==> flow/design.v <==
module Mux2to1 #(
    parameter DATA_WIDTH = 32   
)(
    input [DATA_WIDTH-1:0] in0,   
    input [DATA_WIDTH-1:0] in1,   
    input sel,                    
    output reg [DATA_WIDTH-1:0] out  
);
    always @(*) begin
        out = (sel == 1'b0) ? in0 : in1;
    end
endmodule
module Adder (
    input  [31:0]  a,
    input  [31:0]  b, 
    output [31:0] out
);
	reg [31:0] result;
	always@(*) begin
		result = a + b;     
	end
	assign out = result;
endmodule
module pc_incrementer (
    input [31:0] pc_in,
    output [31:0] pc_out
);
    assign pc_out = pc_in + 32'd1;  
endmodule
module branch_mux (
    input branch_taken,           
    input [31:0] branch_address,  
    input [31:0] next_pc,         
    output reg [31:0] pc_out      
);
    always @(*) begin
        if (branch_taken) begin
            pc_out = branch_address;  
        end else begin
            pc_out = next_pc;         
        end
    end
endmodule
module program_counter (
    input clk,                 
    input reset,               
    input freeze,              
    input [31:0] next_address,  
    output reg [31:0] pc        
);
    always @(posedge clk or posedge reset) begin
        if (reset) begin
            pc <= 32'b0;  
        end else if (!freeze) begin
            pc <= next_address;  
        end
    end
endmodule
module IF_Stage (
    input clk,                      
    input rst,                      
    input freeze,                   
    input Branch_taken,             
    input [31:0] BranchAddr,        
    input [31:0] imem_data,         
    output [31:0] PC,               
    output [31:0] Instruction       
);
    wire [31:0] next_address;        
    wire [31:0] selected_address;    
    program_counter pc_module (
        .clk(clk),
        .reset(rst),
        .freeze(freeze & ~Branch_taken),  
        .next_address(selected_address),  
        .pc(PC)
    );
    pc_incrementer pc_inc (
        .pc_in(PC),
        .pc_out(next_address)
    );
    branch_mux branch_selector (
        .branch_taken(Branch_taken),
        .branch_address(BranchAddr),
        .next_pc(next_address),
        .pc_out(selected_address)
    );
    assign Instruction = imem_data;
endmodule
module IF_Stage_Reg (
    input clk,                      
    input rst,                      
    input freeze,                   
    input flush,                    
    input [31:0] PC_in,             
    input [31:0] Instruction_in,    
    output reg [31:0] PC,           
    output reg [31:0] Instruction   
);
    always @(posedge clk or posedge rst) begin
        if (rst) begin
            PC <= 32'b0;
            Instruction <= 32'b0;
        end else if (flush) begin
            PC <= 32'b0;
            Instruction <= 32'b0;
        end else if (!freeze) begin
            PC <= PC_in;
            Instruction <= Instruction_in;
        end
    end
endmodule
module ConditionCheck(
    input [3:0] condition,
    input [3:0] status,
    output reg result
);
    wire n, z, c, v;
    assign {z, c, n, v} = status;
always @(condition, n, z, c, v) begin
        result = 1'b0;
        case (condition)
            4'b0000: result = z;              
            4'b0001: result = ~z;             
            4'b0010: result = c;              
            4'b0011: result = ~c;             
            4'b0100: result = n;              
            4'b0101: result = ~n;             
            4'b0110: result = v;              
            4'b0111: result = ~v;             
            4'b1000: result = c & ~z;         
            4'b1001: result = ~c | z;         
            4'b1010: result = (n == v);       
            4'b1011: result = (n != v);       
            4'b1100: result = ~z & (n == v);  
            4'b1101: result = z & (n != v);   
            4'b1110: result = 1'b1;           
            default: result = 1'b0;
        endcase
    end
endmodule
module ControlUnit(
    input [1:0] mode,
    input [3:0] opcode,
    input sIn,
    output reg [3:0] aluCmd,
    output reg memRead, memWrite,
    output reg wbEn, branch, sOut
);
    always @(mode, opcode, sIn) begin
        aluCmd = 4'd0;
        {memRead, memWrite} = 2'd0;
        {wbEn, branch, sOut} = 3'd0;
        case (opcode)
            4'b1101: aluCmd = 4'b0001;  
            4'b1111: aluCmd = 4'b1001;  
            4'b0100: aluCmd = 4'b0010;  
            4'b0101: aluCmd = 4'b0011;  
            4'b0010: aluCmd = 4'b0100;  
            4'b0110: aluCmd = 4'b0101;  
            4'b0000: aluCmd = 4'b0110;  
            4'b1100: aluCmd = 4'b0111;  
            4'b0001: aluCmd = 4'b1000;  
            4'b1010: aluCmd = 4'b0100;  
            4'b1000: aluCmd = 4'b0110;  
            default: aluCmd = 4'b0001;
        endcase
        case (mode)
            2'b00: begin
                sOut = sIn;
                wbEn = (opcode == 4'b1010 || opcode == 4'b1000) ? 1'b0 : 1'b1;
            end
            2'b01: begin
                wbEn = sIn;
                memRead = sIn;
                memWrite = ~sIn;
            end
            2'b10: branch = 1'b1;
            default:;
        endcase
    end
endmodule
module RegisterFile (
    input clk, rst,
    input [3:0] src1, src2, Dest_wb,
    input [31:0] Result_WB,
    input writeBackEn,
    output [31:0] Val_Rn,Val_Rm 
);
    reg [31:0] register_array [15:0];
    assign Val_Rn = register_array[src1];
    assign Val_Rm = register_array[src2];
    integer i;
    always @(negedge clk) begin
        if (rst) begin
            for (i = 0; i < 16; i = i + 1) begin
                register_array[i] <= 32'b0;
            end
        end else if (writeBackEn) begin
            register_array[Dest_wb] <= Result_WB;
        end
    end
endmodule
module ID_Stage (
    input clk,                
    input rst,                
    input [31:0] Instruction,  
    input [31:0] Result_WB,    
    input writeBackEn,         
    input [3:0] Dest_wb,       
    input hazard,              
    input [3:0] SR,            
    output WB_EN,              
    output MEM_R_EN,           
    output MEM_W_EN,           
    output [3:0] EXE_CMD,      
    output [31:0] Val_Rn,      
    output [31:0] Val_Rm,      
    output imm,                
    output [11:0] Shift_operand,  
    output signed [23:0] Signed_imm_24,  
    output [3:0] Dest,         
    output [3:0] src1,         
    output [3:0] src2,         
    output B,
    output S,
    output Two_src             
);
    wire [3:0] cond_code;           
    wire [1:0] mode;                
    wire [3:0] opcode;              
    wire cond_result;               
    wire ctrl_wbEn, ctrl_memRead, ctrl_memWrite, ctrl_branch, ctrl_s;
    wire [3:0] reg_src2;            
    wire [3:0] ctrl_aluCmd;         
    wire cond_final;                
    assign cond_code = Instruction[31:28];
    assign mode = Instruction[27:26];
    assign opcode = Instruction[24:21];
    assign imm = Instruction[25];
    assign Shift_operand = Instruction[11:0];
    assign Signed_imm_24 = Instruction[23:0];
    assign Dest = Instruction[15:12];
    assign src1 = Instruction[19:16];
    assign Two_src = ~imm | ctrl_memWrite;
    ConditionCheck condition_check(
        .condition(cond_code),
        .status(SR),
        .result(cond_result)
    );
    ControlUnit control_unit(
        .mode(mode),
        .opcode(opcode),
        .sIn(Instruction[20]),
        .aluCmd(ctrl_aluCmd),
        .memRead(ctrl_memRead),
        .memWrite(ctrl_memWrite),
        .wbEn(ctrl_wbEn),
        .branch(ctrl_branch),
        .sOut(ctrl_s)
    );
    RegisterFile rf(
        .clk(clk),
        .rst(rst),
        .src1(Instruction[19:16]),
        .src2(reg_src2),
        .Dest_wb(Dest_wb),
        .Result_WB(Result_WB),
        .writeBackEn(writeBackEn),
        .Val_Rn(Val_Rn),
        .Val_Rm(Val_Rm)
    );
    Mux2to1 #(.DATA_WIDTH(4)) mux_regSrc2(
        .in0(Instruction[3:0]),
        .in1(Instruction[15:12]),
        .sel(ctrl_memWrite),
        .out(reg_src2)
    );
    assign cond_final = ~cond_result | hazard;
    assign src2 = reg_src2;
    Mux2to1 #(.DATA_WIDTH(9)) mux_ctrlSignals(
        .in0({ctrl_aluCmd, ctrl_memRead, ctrl_memWrite, ctrl_wbEn, ctrl_branch, ctrl_s}),
        .in1(9'd0),
        .sel(cond_final),
        .out({EXE_CMD, MEM_R_EN, MEM_W_EN, WB_EN, B, S})
    );
endmodule
module ID_Stage_Reg (
    input clk,                
    input rst,                
    input flush,              
    input WB_EN_IN,           
    input MEM_R_EN_IN,        
    input MEM_W_EN_IN,        
    input B_in,               
    input S_in,               
    input [3:0] EXE_CMD_IN,   
    input [31:0] PC_IN,       
    input [31:0] Val_Rn_IN,   
    input [31:0] Val_Rm_IN,   
    input imm_IN,             
    input signed [11:0] Shift_operand_IN,  
    input [23:0] Signed_imm_24_IN,         
    input [3:0] Dest_IN,      
    input [3:0] SR_in,
    output reg WB_EN,         
    output reg MEM_R_EN,      
    output reg MEM_W_EN,      
    output reg [3:0] EXE_CMD,  
    output reg [31:0] PC,     
    output reg [31:0] Val_Rn,  
    output reg [31:0] Val_Rm,  
    output reg imm,           
    output reg [11:0] Shift_operand,  
    output reg [23:0] Signed_imm_24,  
    output reg [3:0] Dest,     
    output reg B_out,
    output reg S_out,
    output reg [3:0] SR_out
);
    always @(posedge clk or posedge rst) begin
        if (rst) begin
            WB_EN <= 1'b0;
            MEM_R_EN <= 1'b0;
            MEM_W_EN <= 1'b0;
            B_out <= 1'b0;
            S_out <= 1'b0;
            EXE_CMD <= 4'b0;
            PC <= 32'b0;
            Val_Rn <= 32'b0;
            Val_Rm <= 32'b0;
            imm <= 1'b0;
            Shift_operand <= 12'b0;
            Signed_imm_24 <= 24'b0;
            Dest <= 4'b0;
            SR_out <= 4'b0;
        end else if (flush) begin
            WB_EN <= 1'b0;
            MEM_R_EN <= 1'b0;
            MEM_W_EN <= 1'b0;
            B_out <= 1'b0;
            S_out <= 1'b0;
            EXE_CMD <= 4'b0;
            PC <= 32'b0;
            Val_Rn <= 32'b0;
            Val_Rm <= 32'b0;
            imm <= 1'b0;
            Shift_operand <= 12'b0;
            Signed_imm_24 <= 24'b0;
            Dest <= 4'b0;
            SR_out <= 4'b0;
        end else begin
            WB_EN <= WB_EN_IN;
            MEM_R_EN <= MEM_R_EN_IN;
            MEM_W_EN <= MEM_W_EN_IN;
            B_out <= B_in;
            S_out <= S_in;
            EXE_CMD <= EXE_CMD_IN;
            PC <= PC_IN;
            Val_Rn <= Val_Rn_IN;
            Val_Rm <= Val_Rm_IN;
            imm <= imm_IN;
            Shift_operand <= Shift_operand_IN;
            Signed_imm_24 <= Signed_imm_24_IN;
            Dest <= Dest_IN;
            SR_out <= SR_in;
        end
    end
endmodule
module Val2_Generator
(
    input       [11:0]    shifter_operand,
    input                           imm, is_for_memory,
    input   [31:0]       val_Rm,
    output reg [31:0]   val2_out
);
    reg [31:0]  _32bit_immd_temp;
    always @(*) begin
        _32bit_immd_temp = {24'b0, shifter_operand[7:0]};
        if(is_for_memory == 1'b1)
            val2_out = {20'b0, shifter_operand};
        else if(imm == 1'b1) begin
            val2_out = (_32bit_immd_temp >> {shifter_operand[11:8], 1'b0}) |
                       (_32bit_immd_temp << (6'd32 - {shifter_operand[11:8], 1'b0}));
        end
        else begin
            case (shifter_operand[6:5])
                00: begin
                    val2_out = val_Rm << shifter_operand[11:7];
                end
                01: begin
                    val2_out = val_Rm >> shifter_operand[11:7];
                end
                10: begin
                    val2_out = val_Rm >>> shifter_operand[11:7];
                end
                11: begin
                    val2_out = (val_Rm >> shifter_operand[11:7]) |
                               (val_Rm << (6'd32 - shifter_operand[11:7]));
                end
                default:begin
                    val2_out = val_Rm << shifter_operand[11:7];
                end
            endcase
        end
    end
endmodule
module ALU
(
    input       [31:0]   val1, val2,
    input                           carry,
    input       [3:0]               EX_command,
    output  [31:0]   res,
    output  [3:0]               SR
);
    reg V1, C1;
    wire N1, Z1;
    reg [32:0] temp_res;
    assign res = temp_res[31:0];
    assign SR = {Z1, C1, N1, V1};
    assign N1 = res[31];
    assign Z1 = |res ? 0:1;
    always @(*) begin
        V1 = 1'b0;
        C1 = 1'b0;
        case (EX_command)
            4'b0001: begin
                temp_res = val2;
            end
            4'b1001: begin
                temp_res = ~val2;
            end
            4'b0010: begin
                temp_res = val1 + val2;
                C1 = temp_res[32];
                V1 = (val1[31] ~^ val2[31]) & (temp_res[31] ^ val1[31]);
            end
            4'b0011: begin
                temp_res = val1 + val2 + carry;
                C1 = temp_res[32];
                V1 = (val1[31] ~^ val2[31]) & (temp_res[31] ^ val1[31]);
            end
            4'b0100: begin
                temp_res = {val1[31], val1} - {val2[31], val2};
                C1 = temp_res[32];
                V1 = (val1[31] ^ val2[31]) & (temp_res[31] ^ val1[31]);
            end
            4'b0101: begin
                temp_res = val1 - val2 - {31'b0,~carry}; 
                C1 = temp_res[32];
                V1 = (val1[31] ^ val2[31]) & (temp_res[31] ^ val1[31]);
            end
            4'b0110: begin
                temp_res = val1 & val2;
            end
            4'b0111: begin
                temp_res = val1 | val2;
            end
            4'b1000: begin
                temp_res = val1 ^ val2;
            end
            4'b1100: begin
                temp_res = {val1[31], val1} - {val2[31], val2};
                C1 = temp_res[32];
                V1 = (val1[31] ^ val2[31]) & (temp_res[31] ^ val1[31]);
            end
            4'b1110: begin
                temp_res = val1 & val2;
            end
            4'b1010: begin
                temp_res = val1 + val2;
            end
            4'b1010: begin
                temp_res = val1 - val2;
            end
            default:
                temp_res = 32'b0;
        endcase
    end
endmodule
module EXE_Stage
(
  input                    clk,
  input                    rst,
  input  [31:0] pc_in,
  input  [23:0] signed_immediate,
  input  [3:0] EX_command,
  input  [3:0] SR_in,
  input  [11:0] shifter_operand,
  input  [3:0] dst_in,
  input  mem_read_in, mem_write_in, imm, WB_en_in, B_in,
  input  [31:0] val_Rn_in, val_Rm_in,
  output [3:0] dst_out,
  output [3:0] SR_out,
  output [31:0] ALU_res,
  output [31:0] val_Rm_out,
  output [31:0] branch_address,
  output mem_read_out, mem_write_out, WB_en_out, B_out,
  output [31:0] pc 
);
  wire [31:0] val2;
  wire is_for_memory;
  Adder Adder_Inst(
    .a(pc_in + 1'b1),
    .b({{(8){signed_immediate[23]}}, signed_immediate}),
    .out(branch_address)
  );
  wire [31:0] alu_src1;
  wire [31:0] alu_src2;
  Val2_Generator Val2_Generator_Inst(
    .val_Rm(val_Rm_in),
    .shifter_operand(shifter_operand),
    .imm(imm),
    .is_for_memory(is_for_memory),
    .val2_out(val2)
	);
  ALU ALU_Inst(
    .val1(val_Rn_in),
    .val2(val2),
    .EX_command(EX_command),
    .carry(SR_in[2]),
    .res(ALU_res),
    .SR(SR_out)
  );
  assign is_for_memory = mem_read_in | mem_write_in;
  assign pc = pc_in;
  assign dst_out = dst_in;
	assign mem_read_out = mem_read_in;
	assign mem_write_out = mem_write_in;
  assign WB_en_out = WB_en_in;
  assign B_out = B_in;
  assign val_Rm_out = val_Rm_in;
endmodule
module EXE_Stage_Reg
(
  input                    clk,
  input                    rst,
  input  [31:0] pc_in,
  input  [3:0] dst_in,
  input  mem_read_in, mem_write_in, WB_en_in,
  input  [31:0] val_Rm_in,
  input [31:0] ALU_res_in,
  output reg [3:0] dst_out,
  output reg [31:0] ALU_res_out,
  output reg [31:0] val_Rm_out,
  output reg mem_read_out, mem_write_out, WB_en_out,
  output reg [31:0] pc 
);
always @(posedge clk, posedge rst) begin
    if(rst) begin
      pc <= 0;
      dst_out <=  0;
      ALU_res_out <= 0;
      val_Rm_out <= 0;
      mem_read_out <= 0;
      mem_write_out <= 0;
      WB_en_out <= 0;
    end
    else begin
      pc <= pc_in;
      dst_out <= dst_in;
      ALU_res_out <= ALU_res_in;
      val_Rm_out <= val_Rm_in;
      mem_read_out <= mem_read_in;
      mem_write_out <= mem_write_in;
      WB_en_out <= WB_en_in;
    end
end
endmodule
module MEM_Reg
(
    input                       clk,
    input                       rst,
    input [3:0] dst,
    input [31:0] ALU_res,
    input [31:0] mem,
    input mem_read, WB_en,
    output reg [3:0] dst_out,
    output reg [31:0] ALU_res_out,
    output reg [31:0] mem_out,
    output reg mem_read_out, WB_en_out
);
always @(posedge clk, posedge rst) begin
    if(rst) begin
        dst_out <= 0;
        ALU_res_out <= 0;
        mem_out <= 0;
        mem_read_out <= 0;
        WB_en_out <= 0;
    end
    else begin
        dst_out <= dst;
        ALU_res_out <= ALU_res;
        mem_out <= mem;
        mem_read_out <= mem_read;
        WB_en_out <= WB_en;
    end
end
endmodule
module WB_Stage
(
    input                    clk,
    input                    rst,
    input [3:0] dst,
    input [31:0] ALU_res,
    input [31:0] mem,
    input mem_read, WB_en,
    output [3:0] WB_Dest,
    output WB_en_out,
    output [31:0] WB_Value
);
assign WB_Dest = dst;
assign WB_en_out = WB_en;
Mux2to1 #(.DATA_WIDTH(32)) MUX_2_to_1_Reg_File (
		.in0(ALU_res), .in1(mem),
		.sel(mem_read),
		.out(WB_Value)
	);
endmodule
module Status_Reg
(
    input            clk,
    input            rst,
    input            load,
    input      [3:0] status_in,
    output reg [3:0] status
);
    always @(negedge clk or posedge rst) begin
  if(rst) begin
    status <= 0;
  end  
  else if(load) begin
    status <= status_in;
  end
  else begin
    status <= status;
  end    
 end
endmodule
module HazardUnit(
    input [3:0] rn, rdm,
    input twoSrc,
    input [3:0] destEx, destMem,
    input wbEnEx, wbEnMem,  
    output reg hazard
);
   always @(*) begin
        hazard = 1'b0;
        if (wbEnEx) begin
            if ((rn == destEx) || (twoSrc && (rdm == destEx))) begin
                hazard = 1'b1;
            end
        end
        if (wbEnMem) begin
            if ((rn == destMem) || (twoSrc && (rdm == destMem))) begin
                hazard = 1'b1;
            end
        end
    end
endmodule
module arm_core (
    input         clk,
    input         rst,
    output [7:0]  imem_addr,
    input  [31:0] imem_data,
    output [5:0]  dmem_addr,
    output [31:0] dmem_wdata,
    output        dmem_we,
    input  [31:0] dmem_rdata,
    output        wb_en,
    output [3:0]  wb_dest,
    output [31:0] wb_value
);
  wire [31:0] IF_stage_pc_out;
  wire [31:0] IF_stage_instruction_out;
  wire [31:0] branch_address;
  wire EXE_stage_B_out;
  wire hazard_detected;
  IF_Stage IF_Stage_Inst (
    .clk(clk),
    .rst(rst),
    .freeze(hazard_detected),
    .Branch_taken(EXE_stage_B_out),
    .BranchAddr(branch_address),
    .imem_data(imem_data),
    .PC(IF_stage_pc_out),
    .Instruction(IF_stage_instruction_out)
  );
  assign imem_addr = IF_stage_pc_out[7:0];
  wire [31:0] IF_reg_pc_out;
  wire [31:0] IF_reg_instruction_out;
  IF_Stage_Reg IF_Reg_Inst (
    .clk(clk),
    .rst(rst),
    .freeze(hazard_detected),
    .flush(EXE_stage_B_out),
    .PC_in(IF_stage_pc_out),
    .Instruction_in(IF_stage_instruction_out),
    .PC(IF_reg_pc_out),
    .Instruction(IF_reg_instruction_out)
  );
  wire [3:0]  ID_stage_reg_file_dst;
  wire [3:0]  ID_stage_reg_file_src1, ID_stage_reg_file_src2;
  wire [31:0] ID_stage_val_Rn, ID_stage_val_Rm;
  wire [23:0] ID_stage_signed_immediate;
  wire [11:0] ID_stage_shifter_operand;
  wire [3:0]  ID_stage_EX_command_out;
  wire [3:0]  status;
  wire ID_stage_mem_read_out, ID_stage_mem_write_out, ID_stage_WB_en_out,
       ID_stage_Imm_out, ID_stage_B_out, ID_stage_SR_update_out;
  wire [3:0]  WB_Stage_dst_out;
  wire [31:0] WB_Value;
  wire WB_Stage_WB_en_out;
  wire has_src1;
  ID_Stage ID_Stage_Inst (
    .clk(clk),
    .rst(rst),
    .hazard(hazard_detected),
    .Instruction(IF_reg_instruction_out),
    .Dest_wb(WB_Stage_dst_out),
    .Result_WB(WB_Value),
    .writeBackEn(WB_Stage_WB_en_out),
    .SR(status),
    .Dest(ID_stage_reg_file_dst),
    .Val_Rn(ID_stage_val_Rn), .Val_Rm(ID_stage_val_Rm),
    .Signed_imm_24(ID_stage_signed_immediate),
    .Shift_operand(ID_stage_shifter_operand),
    .EXE_CMD(ID_stage_EX_command_out),
    .MEM_R_EN(ID_stage_mem_read_out), .MEM_W_EN(ID_stage_mem_write_out),
    .WB_EN(ID_stage_WB_en_out),
    .imm(ID_stage_Imm_out),
    .B(ID_stage_B_out),
    .S(ID_stage_SR_update_out),
    .Two_src(has_src1),
    .src1(ID_stage_reg_file_src1),
    .src2(ID_stage_reg_file_src2)
  );
  wire [31:0] ID_reg_pc_out;
  wire [3:0]  ID_reg_reg_file_dst_out;
  wire [31:0] ID_reg_val_Rn_out, ID_reg_val_Rm_out;
  wire [23:0] ID_reg_signed_immediate_out;
  wire [11:0] ID_reg_shifter_operand_out;
  wire [3:0]  ID_reg_SR_out, ID_reg_EX_command_out;
  wire ID_reg_mem_read_out, ID_reg_mem_write_out, ID_reg_WB_en_out,
       ID_reg_Imm_out, ID_reg_B_out, ID_reg_SR_update_out;
  ID_Stage_Reg ID_Reg_Inst (
    .clk(clk),
    .rst(rst),
    .flush(EXE_stage_B_out),
    .PC_IN(IF_reg_pc_out),
    .Dest_IN(ID_stage_reg_file_dst),
    .Val_Rn_IN(ID_stage_val_Rn), .Val_Rm_IN(ID_stage_val_Rm),
    .Signed_imm_24_IN(ID_stage_signed_immediate),
    .Shift_operand_IN(ID_stage_shifter_operand),
    .EXE_CMD_IN(ID_stage_EX_command_out),
    .MEM_R_EN_IN(ID_stage_mem_read_out), .MEM_W_EN_IN(ID_stage_mem_write_out),
    .WB_EN_IN(ID_stage_WB_en_out),
    .imm_IN(ID_stage_Imm_out),
    .B_in(ID_stage_B_out),
    .S_in(ID_stage_SR_update_out),
    .PC(ID_reg_pc_out),
    .Dest(ID_reg_reg_file_dst_out),
    .Val_Rn(ID_reg_val_Rn_out), .Val_Rm(ID_reg_val_Rm_out),
    .Signed_imm_24(ID_reg_signed_immediate_out),
    .Shift_operand(ID_reg_shifter_operand_out),
    .EXE_CMD(ID_reg_EX_command_out),
    .MEM_R_EN(ID_reg_mem_read_out), .MEM_W_EN(ID_reg_mem_write_out),
    .WB_EN(ID_reg_WB_en_out),
    .imm(ID_reg_Imm_out),
    .B_out(ID_reg_B_out),
    .S_out(ID_reg_SR_update_out),
    .SR_in(status),
    .SR_out(ID_reg_SR_out)
  );
  wire [31:0] EXE_stage_pc_out;
  wire [3:0]  EXE_stage_reg_file_dst_out;
  wire [31:0] EXE_stage_val_Rm_out;
  wire [3:0]  EXE_stage_SR_out;
  wire [31:0] ALU_res;
  wire EXE_stage_mem_read_out, EXE_stage_mem_write_out, EXE_stage_WB_en_out;
  EXE_Stage EXE_Stage_Inst (
    .clk(clk),
    .rst(rst),
    .pc_in(ID_reg_pc_out),
    .signed_immediate(ID_reg_signed_immediate_out),
    .EX_command(ID_reg_EX_command_out),
    .SR_in(ID_reg_SR_out),
    .shifter_operand(ID_reg_shifter_operand_out),
    .dst_in(ID_reg_reg_file_dst_out),
    .mem_read_in(ID_reg_mem_read_out), .mem_write_in(ID_reg_mem_write_out),
    .imm(ID_reg_Imm_out),
    .WB_en_in(ID_reg_WB_en_out),
    .B_in(ID_reg_B_out),
    .val_Rn_in(ID_reg_val_Rn_out), .val_Rm_in(ID_reg_val_Rm_out),
    .dst_out(EXE_stage_reg_file_dst_out),
    .SR_out(EXE_stage_SR_out),
    .ALU_res(ALU_res),
    .val_Rm_out(EXE_stage_val_Rm_out),
    .branch_address(branch_address),
    .mem_read_out(EXE_stage_mem_read_out), .mem_write_out(EXE_stage_mem_write_out),
    .WB_en_out(EXE_stage_WB_en_out),
    .B_out(EXE_stage_B_out),
    .pc(EXE_stage_pc_out)
  );
  wire [31:0] EXE_reg_pc_out;
  wire [3:0]  EXE_reg_dst_out;
  wire [31:0] EXE_reg_ALU_res_out;
  wire [31:0] EXE_reg_val_Rm_out;
  wire EXE_reg_mem_read_out, EXE_reg_mem_write_out, EXE_reg_WB_en_out;
  EXE_Stage_Reg EXE_Reg_Inst (
    .clk(clk),
    .rst(rst),
    .pc_in(EXE_stage_pc_out),
    .dst_in(EXE_stage_reg_file_dst_out),
    .mem_read_in(EXE_stage_mem_read_out), .mem_write_in(EXE_stage_mem_write_out),
    .WB_en_in(EXE_stage_WB_en_out),
    .val_Rm_in(EXE_stage_val_Rm_out),
    .ALU_res_in(ALU_res),
    .dst_out(EXE_reg_dst_out),
    .ALU_res_out(EXE_reg_ALU_res_out),
    .val_Rm_out(EXE_reg_val_Rm_out),
    .mem_read_out(EXE_reg_mem_read_out), .mem_write_out(EXE_reg_mem_write_out),
    .WB_en_out(EXE_reg_WB_en_out),
    .pc(EXE_reg_pc_out)
  );
  wire [31:0] Mem_Stage_mem_out;
  assign dmem_addr  = EXE_reg_ALU_res_out[7:2];
  assign dmem_wdata = EXE_reg_val_Rm_out;
  assign dmem_we    = EXE_reg_mem_write_out;
  assign Mem_Stage_mem_out = EXE_reg_mem_read_out ? dmem_rdata : 32'b0;
  wire [3:0]  Mem_Reg_dst_out;
  wire [31:0] Mem_Reg_ALU_res_out;
  wire [31:0] Mem_Reg_mem_out;
  wire Mem_Reg_read_out, Mem_Reg_WB_en_out;
  MEM_Reg Mem_Reg_Inst (
    .clk(clk),
    .rst(rst),
    .dst(EXE_reg_dst_out),
    .ALU_res(EXE_reg_ALU_res_out),
    .mem(Mem_Stage_mem_out),
    .mem_read(EXE_reg_mem_read_out),
    .WB_en(EXE_reg_WB_en_out),
    .dst_out(Mem_Reg_dst_out),
    .ALU_res_out(Mem_Reg_ALU_res_out),
    .mem_out(Mem_Reg_mem_out),
    .mem_read_out(Mem_Reg_read_out),
    .WB_en_out(Mem_Reg_WB_en_out)
  );
  WB_Stage WB_Stage_Inst (
    .clk(clk),
    .rst(rst),
    .dst(Mem_Reg_dst_out),
    .ALU_res(Mem_Reg_ALU_res_out),
    .mem(Mem_Reg_mem_out),
    .mem_read(Mem_Reg_read_out),
    .WB_en(Mem_Reg_WB_en_out),
    .WB_Dest(WB_Stage_dst_out),
    .WB_en_out(WB_Stage_WB_en_out),
    .WB_Value(WB_Value)
  );
  assign wb_en    = WB_Stage_WB_en_out;
  assign wb_dest  = WB_Stage_dst_out;
  assign wb_value = WB_Value;
  Status_Reg Status_Reg_Inst (
    .clk(clk),
    .rst(rst),
    .load(ID_reg_SR_update_out),
    .status_in(EXE_stage_SR_out),
    .status(status)
  );
  HazardUnit Hazard_Detection_Unit_Inst (
    .rn(ID_stage_reg_file_src1),
    .rdm(ID_stage_reg_file_src2),
    .destEx(ID_reg_reg_file_dst_out),
    .destMem(EXE_reg_dst_out),
    .wbEnEx(ID_reg_WB_en_out),
    .wbEnMem(EXE_reg_WB_en_out),
    .twoSrc(has_src1),
    .hazard(hazard_detected)
  );
endmodule
# From RTL to reports: arm_core
# What the tools print for arm_core, step after step.
# Line numbers count from 1 in the design file above.
# Not given: -
dict set report design {
  design {arm_core}
  clock {clk}
  cell_library {sky130hd}
  pvt_corner {tt_025C_1v80}
}

# Word-level counts
# Yosys after proc, flatten, opt, wreduce and memory -nomap, before mapping. Memory bits, and registers merged into a memory's read port (data or address), are not among the register bits. Print and check cells are not counted.
# Memory sizes are those after Yosys's memory passes, which may raise the word count (mostly to a power of two), join words into wider ones and drop unused or constant bits.
dict set report bits {
  reg_bits 390
  latch_bits 0
  mem_bits_rw 512
  romBits 64
  memories 2
  out_inout_bits 84
  elab_cells 173
}
# memory words word_bits line
set memory_table {}
lappend memory_table {ID_Stage_Inst.rf.register_array 16 32 190} ;# reg [31:0] register_array [15:0];
lappend memory_table {{(no name shown)} 16 4 154} ;# case (opcode)
dict set report classes {
  addsub 9
  n_mul 0
  div_mod_pow 0
  n_cmp 0
  n_eq 38
  shifts 4
  muxes 48
  bitwise 32
  n_reduce_logical 11
}
# operator n
set ops {}
lappend ops {{32-bit two-way mux} 15}
lappend ops {{32-bit parallel mux with 9-bit select} 1}
lappend ops {{32-bit by 32-bit subtractor with 33-bit output} 2}
lappend ops {{32-bit by 1-bit adder with 32-bit output with constant B} 2}
lappend ops {{32-bit OR} 2}
lappend ops {{4-bit equality test with constant B} 14}
lappend ops {{32-bit by 32-bit adder with 33-bit output} 1}
lappend ops {{33-bit by 1-bit adder with 33-bit output} 1}
lappend ops {{33-bit by 1-bit subtractor with 33-bit output} 1}
lappend ops {{32-bit adder} 1}
lappend ops {{32-bit AND} 1}
lappend ops {{32-bit bitwise XOR} 1}
lappend ops {{32-bit by 5-bit left shift with 32-bit output} 1}
lappend ops {{32-bit by 5-bit >> shifter with 32-bit output} 1}
lappend ops {{32-bit inverter} 1}
lappend ops {{32-bit OR reduction} 1}
lappend ops {{4-bit by 3-bit equality test with 1-bit output with constant B} 8}
lappend ops {{8-bit by 5-bit >> shifter with 32-bit output} 1}
lappend ops {{8-bit by 6-bit left shift with 32-bit output} 1}
lappend ops {{24-bit two-way mux} 1}
lappend ops {{4-bit two-way mux} 5}
lappend ops {{1-bit two-way mux} 19}
lappend ops {{4-bit by 2-bit equality test with 1-bit output with constant B} 4}
lappend ops {{4-bit equality test} 4}
lappend ops {{1-bit parallel mux with 15-bit select} 1}
lappend ops {{12-bit two-way mux} 1}
lappend ops {{1-bit inverter} 9}
lappend ops {{9-bit two-way mux} 1}
# Other operator kinds: 19; their cells: 41.

# Depth
# Longest topological path by Yosys (ltp), each cell counted once; first at word level (registers and memories cut), then after technology mapping (sequential cells cut; the memories' decode and read muxes count).
dict set report depth {
  depth_word 13
  ABC_AREA 1
  depth_mapped 42
  depth_no_buf 40
}

# After synthesis
# The flow's flattened synthesis, as Yosys stat reports it; memories are mapped. The netlist is that of the ABC_AREA named above (0 if unset); the other value can give another one.
dict set report synth_totals {
  cell_count 7112
  area_um2 52715.6
  ffs 804
  buffers 444
}
# type n type_area_um2
set by_type {}
lappend by_type {sky130_fd_sc_hd__edfxtp_1 512 1.54E+04}
lappend by_type {sky130_fd_sc_hd__dfrtp_1 288 7.21E+03}
lappend by_type {sky130_fd_sc_hd__nand2_1 1426 5.35E+03}
lappend by_type {sky130_fd_sc_hd__nor2_1 935 3.51E+03}
lappend by_type {sky130_fd_sc_hd__nand3_1 692 3.46E+03}
lappend by_type {sky130_fd_sc_hd__o21ai_0 625 3128}
lappend by_type {sky130_fd_sc_hd__inv_1 788 2.96E+03}
lappend by_type {sky130_fd_sc_hd__a21oi_1 525 2627.52}
lappend by_type {sky130_fd_sc_hd__ha_1 163 2.04E+03}
lappend by_type {sky130_fd_sc_hd__clkbuf_1 334 1.25E+03}
lappend by_type {sky130_fd_sc_hd__o211ai_1 162 1.22E+03}
lappend by_type {sky130_fd_sc_hd__nor3_1 69 345.331}
lappend by_type {sky130_fd_sc_hd__nand2_2 47 294.032}
lappend by_type {sky130_fd_sc_hd__nand4_1 45 281.52}
lappend by_type {sky130_fd_sc_hd__buf_2 48 240.23}
lappend by_type {sky130_fd_sc_hd__nand3_2 22 220.211}
lappend by_type {sky130_fd_sc_hd__o21ai_1 41 205.197}
lappend by_type {sky130_fd_sc_hd__nor2_4 17 191.434}
# Other cell types: 45; their cells: 373.

Measured results for arm_core: 3 stored runs of the Yosys and OpenROAD flow on sky130hd. The settings differ; the order carries no meaning. The constraints put input and output delay at 20% of the set period each and load the outputs with 0.01 pF.

[flow] record 1: files
==> flow/run.sh <==
#!/bin/bash
# the make line also repeats the synthesis and layout settings of config.mk as NAME=value (left out here)
make -C /OpenROAD-flow-scripts/flow DESIGN_CONFIG=/design/flow/config.mk WORK_HOME=/design/flow/orfs CLKGATE_MAP_FILE= finish
==> flow/config.mk <==
export PLATFORM = sky130hd
export DESIGN_NAME = arm_core
export DESIGN_NICKNAME = arm_core
export VERILOG_FILES = /design/flow/design.v
export SDC_FILE = /design/flow/constraint.sdc
export NUM_CORES = 4
export LEC_CHECK = 0
export ABC_AREA = 1
export CAP_MARGIN = 0
export CELL_PAD_IN_SITES_DETAIL_PLACEMENT = 1
export CORE_MARGIN = 7
export CORE_UTILIZATION = 40
export HOLD_SLACK_MARGIN = 0.01
export PLACE_DENSITY = 0.6
export SLEW_MARGIN = 10
==> flow/constraint.sdc <==
create_clock -name core_clock -period 16.0 [get_ports {clk}]
set_input_delay 3.2000 -clock core_clock [delete_from_list [all_inputs] [get_ports {clk}]]
set_output_delay 3.2000 -clock core_clock [all_outputs]
set_load 0.01 [all_outputs]

[flow] record 1: metrics
[metrics] yosys_chip_area_um2 = 52715.6
[metrics] timing.hold.ws_ns = 0.334
[metrics] finalCellArea_um2 = 60959.7
[metrics] util_frac = 0.465
[metrics] worstSetupSlack_ns = 0.939
[metrics] die_area_um2 = 142148.0
[metrics] tns_setup_ns = 0.000

[flow] record 2: files
==> flow/run.sh <==
#!/bin/bash
# the make line also repeats the synthesis and layout settings of config.mk as NAME=value (left out here)
make -C /OpenROAD-flow-scripts/flow DESIGN_CONFIG=/design/flow/config.mk WORK_HOME=/design/flow/orfs CLKGATE_MAP_FILE= finish
==> flow/config.mk <==
export PLATFORM = sky130hd
export DESIGN_NAME = arm_core
export DESIGN_NICKNAME = arm_core
export VERILOG_FILES = /design/flow/design.v
export SDC_FILE = /design/flow/constraint.sdc
export NUM_CORES = 4
export LEC_CHECK = 0
export ABC_AREA = 1
export CAP_MARGIN = 20
export CELL_PAD_IN_SITES_DETAIL_PLACEMENT = 2
export CELL_PAD_IN_SITES_GLOBAL_PLACEMENT = 3
export CORE_MARGIN = 2
export CORE_UTILIZATION = 40
export PLACE_DENSITY_LB_ADDON = 0.28
export SLEW_MARGIN = 15
export TNS_END_PERCENT = 25
==> flow/constraint.sdc <==
create_clock -name core_clock -period 11.7 [get_ports {clk}]
set_input_delay 2.3400 -clock core_clock [delete_from_list [all_inputs] [get_ports {clk}]]
set_output_delay 2.3400 -clock core_clock [all_outputs]
set_load 0.01 [all_outputs]

[flow] record 2: incomplete, routing halted on ODB-0269

[flow] record 3: files
==> flow/run.sh <==
#!/bin/bash
# the make line also repeats the synthesis and layout settings of config.mk as NAME=value (left out here)
make -C /OpenROAD-flow-scripts/flow DESIGN_CONFIG=/design/flow/config.mk WORK_HOME=/design/flow/orfs CLKGATE_MAP_FILE= finish
==> flow/config.mk <==
export PLATFORM = sky130hd
export DESIGN_NAME = arm_core
export DESIGN_NICKNAME = arm_core
export VERILOG_FILES = /design/flow/design.v
export SDC_FILE = /design/flow/constraint.sdc
export NUM_CORES = 4
export LEC_CHECK = 0
export ABC_AREA = 0
export CAP_MARGIN = 20
export CELL_PAD_IN_SITES_DETAIL_PLACEMENT = 1
export CELL_PAD_IN_SITES_GLOBAL_PLACEMENT = 0
export CORE_MARGIN = 5
export CORE_UTILIZATION = 40
export CTS_CLUSTER_SIZE = 60
export MAX_ROUTING_LAYER = met5
export MIN_ROUTING_LAYER = met2
export PLACE_DENSITY_LB_ADDON = 0.28
export SETUP_SLACK_MARGIN = 1.73
export SLEW_MARGIN = 0
export TNS_END_PERCENT = 30
==> flow/constraint.sdc <==
create_clock -name core_clock -period 11.7 [get_ports {clk}]
set_input_delay 2.3400 -clock core_clock [delete_from_list [all_inputs] [get_ports {clk}]]
set_output_delay 2.3400 -clock core_clock [all_outputs]
set_load 0.01 [all_outputs]

[flow] record 3: incomplete, routing halted on GRT-0232
